==> flow/design.v <==
module mult32x32_fsm (
    input logic clk,               
    input logic reset,             
    input logic start,             
    output logic busy,             
    output logic [1:0] a_sel,      
    output logic b_sel,            
    output logic [2:0] shift_sel,  
    output logic upd_prod,         
    output logic clr_prod          
);
	typedef enum { idle, handle1, handle2, handle3, handle4, handle5, handle6, handle7, handle8} sm_type;
	sm_type current_state;
	sm_type next_state;
	always_ff @(posedge clk, posedge reset) begin
		if (reset== 1'b1) begin
			current_state <=idle;
		end
		else begin
			current_state <= next_state;
		end
	end
	always_comb begin
		next_state= current_state;
		busy=1'b1;
		upd_prod= 1'b1;
		clr_prod= 1'b0;
		a_sel= 2'b0;
		b_sel= 1'b0;
		shift_sel= 3'b0;
		case(current_state)
			idle: begin
				if(start== 1'b0) begin
					next_state=idle;
					busy=1'b0;
					upd_prod=1'b0;
				end
				else begin
					next_state=handle1;
					busy=1'b0;
					upd_prod=1'b0;
					clr_prod=1'b1;
				end
			end
			handle1: begin
				next_state= handle2;
				a_sel=2'b0;
				b_sel=1'b0;
				shift_sel=3'b0;
			end
			handle2: begin
				next_state= handle3;
				a_sel=2'b01;
				b_sel=1'b0;
				shift_sel=3'b001;
			end
			handle3: begin
				next_state= handle4;
				a_sel=2'b10;
				b_sel=1'b0;
				shift_sel=3'b010;
			end
			handle4: begin
				next_state= handle5;
				a_sel=2'b11;
				b_sel=1'b0;
				shift_sel=3'b011;
			end
			handle5: begin
				next_state= handle6;
				a_sel=2'b0;
				b_sel=1'b1;
				shift_sel=3'b010;
			end
			handle6: begin
				next_state= handle7;
				a_sel=2'b01;
				b_sel=1'b1;
				shift_sel=3'b011;
			end
			handle7: begin
				next_state= handle8;
				a_sel=2'b10;
				b_sel=1'b1;
				shift_sel=3'b100;
			end
			handle8: begin
				next_state= idle;
				a_sel=2'b11;
				b_sel=1'b1;
				shift_sel=3'b101;
			end
		endcase
	end
endmodule
module mult32x32_arith (
    input logic clk,              
    input logic reset,            
    input logic [31:0] a,         
    input logic [31:0] b,         
    input logic [1:0] a_sel,      
    input logic b_sel,            
    input logic [2:0] shift_sel,  
    input logic upd_prod,         
    input logic clr_prod,         
    output logic [63:0] product   
);
logic [15:0] out16;
logic [7:0] out8;
always_comb begin
	case(a_sel)
		2'b00: out8 = a[7:0];
		2'b01: out8 = a[15:8];
		2'b10: out8 = a[23:16];
		2'b11: out8 = a[31:24];
	endcase
end
always_comb begin
	case(b_sel)
		1'b0: out16 = b[15:0];
		1'b1: out16 = b[31:16];
	endcase
end
logic [23:0] mult;
always_comb begin
	mult = out16 * out8;
end
logic [63:0] shifted;
always_comb begin
	shifted = 64'b0;
	case(shift_sel)
		3'b000: shifted = mult;
		3'b001: shifted = mult << 8; 
		3'b010: shifted = mult << 16;
		3'b011: shifted = mult << 24;
		3'b100: shifted = mult << 32;
		3'b101: shifted = mult << 40;
	endcase
end
always_ff @(posedge clk, posedge reset) begin
	if(reset == 1'b1) begin 
		product <= 64'b0;
	end
	else begin
		if(clr_prod == 1'b1) begin
			product <= 64'b0;
		end
		else if (upd_prod == 1'b1) begin
			product <= product + shifted;
		end
	end
end
endmodule
module mult32x32 (
    input logic clk,             
    input logic reset,           
    input logic start,           
    input logic [31:0] a,        
    input logic [31:0] b,        
    output logic busy,           
    output logic [63:0] product  
);
logic [1:0] a_sel;
logic b_sel;
logic [2:0] shift_sel;
logic upd_prod;
logic clr_prod;
mult32x32_fsm fsm(
	.clk(clk),
	.reset(reset),
	.start(start),
	.busy(busy),
	.a_sel(a_sel),
	.b_sel(b_sel),
	.shift_sel(shift_sel),
	.upd_prod(upd_prod),
	.clr_prod(clr_prod)
);
mult32x32_arith arith(
	.clk(clk),
	.reset(reset),
	.a(a),
	.b(b),
	.a_sel(a_sel),
	.b_sel(b_sel),
	.shift_sel(shift_sel),
	.upd_prod(upd_prod),
	.clr_prod(clr_prod),
	.product(product)
);
endmodule
Tool chain data of mult32x32 --
The steps from the RTL of mult32x32 to its reports follow in flow order. Lines are those of the file above, counted from 1. Library cell names are shortened. Not given: -
Design: design top mult32x32, clock clk, cell library sky130hd, library corner tt_025C_1v80

Elaborated design --
Source: Yosys, flattened and elaborated, memories not mapped. Widths are those after wreduce. Registers that Yosys merges into a memory's read port (data or address) are not register bits. Print and check cells do not count.
Cells by class: $add $sub $neg 1, multiply operators 1, eq/ne operators 16, muxes and demuxes 13, bitwise logic cells 1, reductions and logical operators 11
Operator list (count):
- parallel mux 64 bit (select 6 bit) | 1
- parallel mux 32 bit (select 9 bit) | 1
- multiplier 16 x 8 -> 24 bit | 1
- == test 32 x 3 -> 1 bit with constant B | 4
- 2-to-1 mux 64 bit | 2
- == test 32 x 2 -> 1 bit with constant B | 2
- adder 64 bit | 1
- == test 32 x 1 -> 1 bit with constant B | 1
- == test 32 x 4 -> 1 bit with constant B | 1
- logical NOT 32 bit | 1
- parallel mux 16 bit (select 2 bit) | 1
- parallel mux 8 bit (select 4 bit) | 1
- parallel mux 3 bit (select 5 bit) | 1
- OR reduction 2 bit | 5
- nonzero test 9 bit | 1
- == test 3 x 2 -> 1 bit with constant B | 2
- == test 3 bit with constant B | 2
- parallel mux 2 bit (select 3 bit) | 1
- 2-to-1 mux 1 bit | 5
- == test 2 bit with constant B | 2
- OR reduction 4 bit | 1
- == test 3 x 1 -> 1 bit with constant B | 1
- logical NOT 3 bit | 1
- == test 2 x 1 -> 1 bit with constant B | 1
- logical NOT 2 bit | 1
- nonzero test 2 bit | 1
- NOT 1 bit | 1
Storage and ports: register bits 96, output and inout port bits 65, cells after elaboration 45

Longest topological paths --
Depth = most cells in a row (Yosys ltp): at word level without a register or memory, in the mapped netlist without a sequential cell, where the memories' decode and read muxes count.
Depth: depth after elaboration 10, ABC_AREA 0, gate-level depth with buffers 39, mapped depth without buffers 35

After synthesis --
The flow's flattened synthesis, as Yosys stat reports it; memories are mapped. The netlist is that of the ABC_AREA named above (0 if unset); the other value can give another one.
Synthesis totals: cell count 1490, synthesis area 11561.1 um^2, area of sequential cells 1828.0 um^2, mapped flip-flops 73, buffers 65
Cell types:
- dfrtp_1 | count 72, total area 1.8E+03 um^2
- fa_1 | count 85, total area 1.7E+03 um^2
- ha_1 | count 107, total area 1.34E+03 um^2
- nor2_1 | count 195, total area 731.952 um^2
- nand2_1 | count 153, total area 574.301 um^2
- o21ai_0 | count 105, total area 525.504 um^2
- inv_1 | count 128, total area 480.461 um^2
- a21oi_1 | count 86, total area 430.413 um^2
- a21o_1 | count 53, total area 397.882 um^2
- xnor2_1 | count 41, total area 359.094 um^2
- xor2_1 | count 30, total area 262.752 um^2
- clkbuf_1 | count 52, total area 195.187 um^2
- mux2i_1 | count 18, total area 180.173 um^2
- nand3b_1 | count 21, total area 157.651 um^2
- o22ai_1 | count 25, total area 156.4 um^2
- o21bai_1 | count 20, total area 150.144 um^2
- nand4_1 | count 21, total area 131.376 um^2
- or2_2 | count 21, total area 131.376 um^2
Other cell types: 58; their cells: 257. By module: a second synthesis without flattening, with its own total; a netlist apart from the flattened one above.
Second synthesis, totals: cell total of the unflattened synthesis 1469, area total of the unflattened synthesis 11788.8 um^2
Rows give one instance, submodules left out.
Modules:
- mult32x32_arith | times used 1, cells 1449, area 11489.8 um^2, sequential area 1601.5 um^2
- mult32x32_fsm | times used 1, cells 20, area 299.0 um^2, sequential area 226.5 um^2
- mult32x32 | times used 1, cells 0, area 0.0 um^2, sequential area 0.0 um^2

Timing after synthesis --
Path of least setup slack by OpenSTA after synthesis, without wires, with an ideal clock, recovery checks aside; 20% of the period is set as input and as output delay. Where synthesis merged equal registers, the netlist keeps one of their names.
Path post-synthesis: path type input port to flip-flop, from in a[23], to reg (name not given), period 12.0 ns, external input delay 2.400 ns, setup time 0.122 ns, launch time at the first pin 2.400 ns, arrival 9.518 ns, required time 11.878 ns, slack 2.361 ns, path delay 7.240 ns, stages on the path 30, path buffers 2, synthesis period reached 9.639 ns
"path delay" = arrival - input delay + setup time. "stages on the path" counts driving pins, that of a launching flip-flop among them; a cell with two outputs on the path counts twice. "synthesis period reached" is the clock period less the worst setup slack; recovery checks do not enter. This is arithmetic on one report: input and output delays are still those of the set period (20% each). The rows between start and end are the longest chain of elaborated cells between them; the timing report does not say that the signal goes this way. Where chains are equally long, one stands for them. A line is the first line of the expression or statement that the cell stems from. Yosys adds cells for indexed reads and writes and turns some case tables into memories.
On the way, post-synthesis: cell sequence nand2_1 > nand2_1 > o21ai_1 > clkbuf_1 > nor2_1 > fa_1 > fa_1 > fa_1 > inv_1 > fa_1 > inv_1 > ha_1 > o21a_1 > o21ai_0 > nor3b_2 > nor4_1 > o31ai_1 > nor4_1 > a211oi_1 > o2bb2a_1 > o22ai_1 > ha_1 > clkbuf_1 > nand4_1 > or3_1 > a211o_1 > a211oi_2 > o21ai_1 > a21o_1 > a32o_1, length of the longest elaborated chain 6
RTL lines, path post-synthesis:
- start, declared | line 158 | input logic [31:0] a,
- parallel mux 8 bit (select 4 bit) | line 111 | case(a_sel)
- multiplier 16 x 8 -> 24 bit | line 126 | mult = out16 * out8;
- parallel mux 64 bit (select 6 bit) | line 131 | case(shift_sel)
- adder 64 bit | line 149
- 2-to-1 mux 64 bit | line 148 | else if (upd_prod == 1'b1) begin
- 2-to-1 mux 64 bit | line 145 | if(clr_prod == 1'b1) begin
- end, assigned | line 146
- end, assigned | line 149
- end, declared | line 106

Worst path after layout --
Path of least setup slack in the final report of job 2 (OpenROAD, finished layout, wires in). Where an end is a register, its clock arrival counts in the times.
Path post-layout: path type input port to flip-flop, from in a[15], to reg (name not given), period 11.0 ns, external input delay 2.20 ns, setup time 0.17 ns, launch time at the first pin 2.20 ns, arrival 10.62 ns, required time 11.19 ns, slack 0.56 ns, stages on the path 35, path buffers 4
The rows between start and end are the longest chain of elaborated cells between them; the timing report does not say that the signal goes this way. Where chains are equally long, one stands for them.
On the way, post-layout: cell sequence clkdlybuf4s50_1 > nand2_1 > nand3_1 > o21ai_1 > buf_4 > or2_2 > fa_1 > fa_1 > inv_1 > fa_1 > inv_1 > fa_1 > inv_1 > ha_1 > buf_4 > o21a_1 > o21ai_0 > nor3b_2 > nor4_1 > o31ai_1 > nor4_1 > a211oi_1 > buf_4 > o2bb2a_1 > o22ai_1 > ha_1 > a21o_1 > a21o_1 > a211oi_1 > a2bb2oi_1 > a21oi_2 > o41ai_4 > a31oi_1 > xnor2_1 > o21ai_0, length of the longest elaborated chain 6
RTL lines, path post-layout:
- start, declared | line 158 | input logic [31:0] a,
- parallel mux 8 bit (select 4 bit) | line 111 | case(a_sel)
- multiplier 16 x 8 -> 24 bit | line 126 | mult = out16 * out8;
- parallel mux 64 bit (select 6 bit) | line 131 | case(shift_sel)
- adder 64 bit | line 149
- 2-to-1 mux 64 bit | line 148 | else if (upd_prod == 1'b1) begin
- 2-to-1 mux 64 bit | line 145 | if(clr_prod == 1'b1) begin
- end, assigned | line 146
- end, assigned | line 149
- end, declared | line 106

==> runs of mult32x32 <==
mult32x32 through Yosys and OpenROAD on sky130hd: 3 stored runs, unordered, with their settings and measured results. The constraints put input and output delay at 20% of the set period each and load the outputs with 0.01 pF.
By "worst setup path time" is meant the share of the clock period that the worst setup path is allowed (20% is reserved at inputs, 20% at outputs), minus its slack. Clock arrival times at its registers enter into it.

[job 1] flow files
==> flow/run.sh <==
#!/bin/bash
# the make line also repeats the synthesis and layout settings of config.mk as NAME=value (left out here)
make -C /OpenROAD-flow-scripts/flow DESIGN_CONFIG=/design/flow/config.mk WORK_HOME=/design/flow/orfs CLKGATE_MAP_FILE= finish
==> flow/config.mk <==
export PLATFORM = sky130hd
export DESIGN_NAME = mult32x32
export DESIGN_NICKNAME = mult32x32
export VERILOG_FILES = /design/flow/design.v
export SDC_FILE = /design/flow/constraint.sdc
export NUM_CORES = 4
export LEC_CHECK = 0
export CAP_MARGIN = 20
export CORE_MARGIN = 2
export CORE_UTILIZATION = 62
export CTS_CLUSTER_DIAMETER = 318
export GPL_TIMING_DRIVEN = 0
export HOLD_SLACK_MARGIN = 0.11
export MAX_ROUTING_LAYER = met5
export MIN_ROUTING_LAYER = met1
export PLACE_DENSITY_LB_ADDON = 0.01
export SETUP_SLACK_MARGIN = 1.76
export SLEW_MARGIN = 40
==> flow/constraint.sdc <==
create_clock -name core_clock -period 8.29 [get_ports {clk}]
set_input_delay 1.6580 -clock core_clock [delete_from_list [all_inputs] [get_ports {clk}]]
set_output_delay 1.6580 -clock core_clock [all_outputs]
set_load 0.01 [all_outputs]

[job 1] result: no results, routing failed with DPL-0038

[job 2] flow files
==> flow/run.sh <==
#!/bin/bash
# the make line also repeats the synthesis and layout settings of config.mk as NAME=value (left out here)
make -C /OpenROAD-flow-scripts/flow DESIGN_CONFIG=/design/flow/config.mk WORK_HOME=/design/flow/orfs CLKGATE_MAP_FILE= finish
==> flow/config.mk <==
export PLATFORM = sky130hd
export DESIGN_NAME = mult32x32
export DESIGN_NICKNAME = mult32x32
export VERILOG_FILES = /design/flow/design.v
export SDC_FILE = /design/flow/constraint.sdc
export NUM_CORES = 4
export LEC_CHECK = 0
export CAP_MARGIN = 20
export CORE_MARGIN = 2
export CORE_UTILIZATION = 40
export SLEW_MARGIN = 20
==> flow/constraint.sdc <==
create_clock -name core_clock -period 11.0 [get_ports {clk}]
set_input_delay 2.2000 -clock core_clock [delete_from_list [all_inputs] [get_ports {clk}]]
set_output_delay 2.2000 -clock core_clock [all_outputs]
set_load 0.01 [all_outputs]

[job 2] result: final setup TNS 0.000 ns; utilization of the finished layout 0.489; smallest setup slack 0.563 ns; worst hold slack in the final report 0.355 ns; total die area 30277.7 um^2; synthesis area 11561.1 um^2; standard-cell area after layout 13957.1 um^2; worst setup path time 8.24 ns; worst path kind input port to flip-flop

[job 3] flow files
==> flow/run.sh <==
#!/bin/bash
# the make line also repeats the synthesis and layout settings of config.mk as NAME=value (left out here)
make -C /OpenROAD-flow-scripts/flow DESIGN_CONFIG=/design/flow/config.mk WORK_HOME=/design/flow/orfs CLKGATE_MAP_FILE= finish
==> flow/config.mk <==
export PLATFORM = sky130hd
export DESIGN_NAME = mult32x32
export DESIGN_NICKNAME = mult32x32
export VERILOG_FILES = /design/flow/design.v
export SDC_FILE = /design/flow/constraint.sdc
export NUM_CORES = 4
export LEC_CHECK = 0
export CAP_MARGIN = 20
export CORE_MARGIN = 2
export CORE_UTILIZATION = 40
export SLEW_MARGIN = 20
==> flow/constraint.sdc <==
create_clock -name core_clock -period 12.0 [get_ports {clk}]
set_input_delay 2.4000 -clock core_clock [delete_from_list [all_inputs] [get_ports {clk}]]
set_output_delay 2.4000 -clock core_clock [all_outputs]
set_load 0.01 [all_outputs]

[job 3] result: smallest setup slack 1.239 ns; final setup TNS 0.000 ns; worst hold slack in the final report 0.359 ns; worst setup path time 8.36 ns; worst path kind input port to flip-flop; synthesis area 11561.1 um^2; total die area 30277.7 um^2; standard-cell area after layout 13643.1 um^2; utilization of the finished layout 0.478
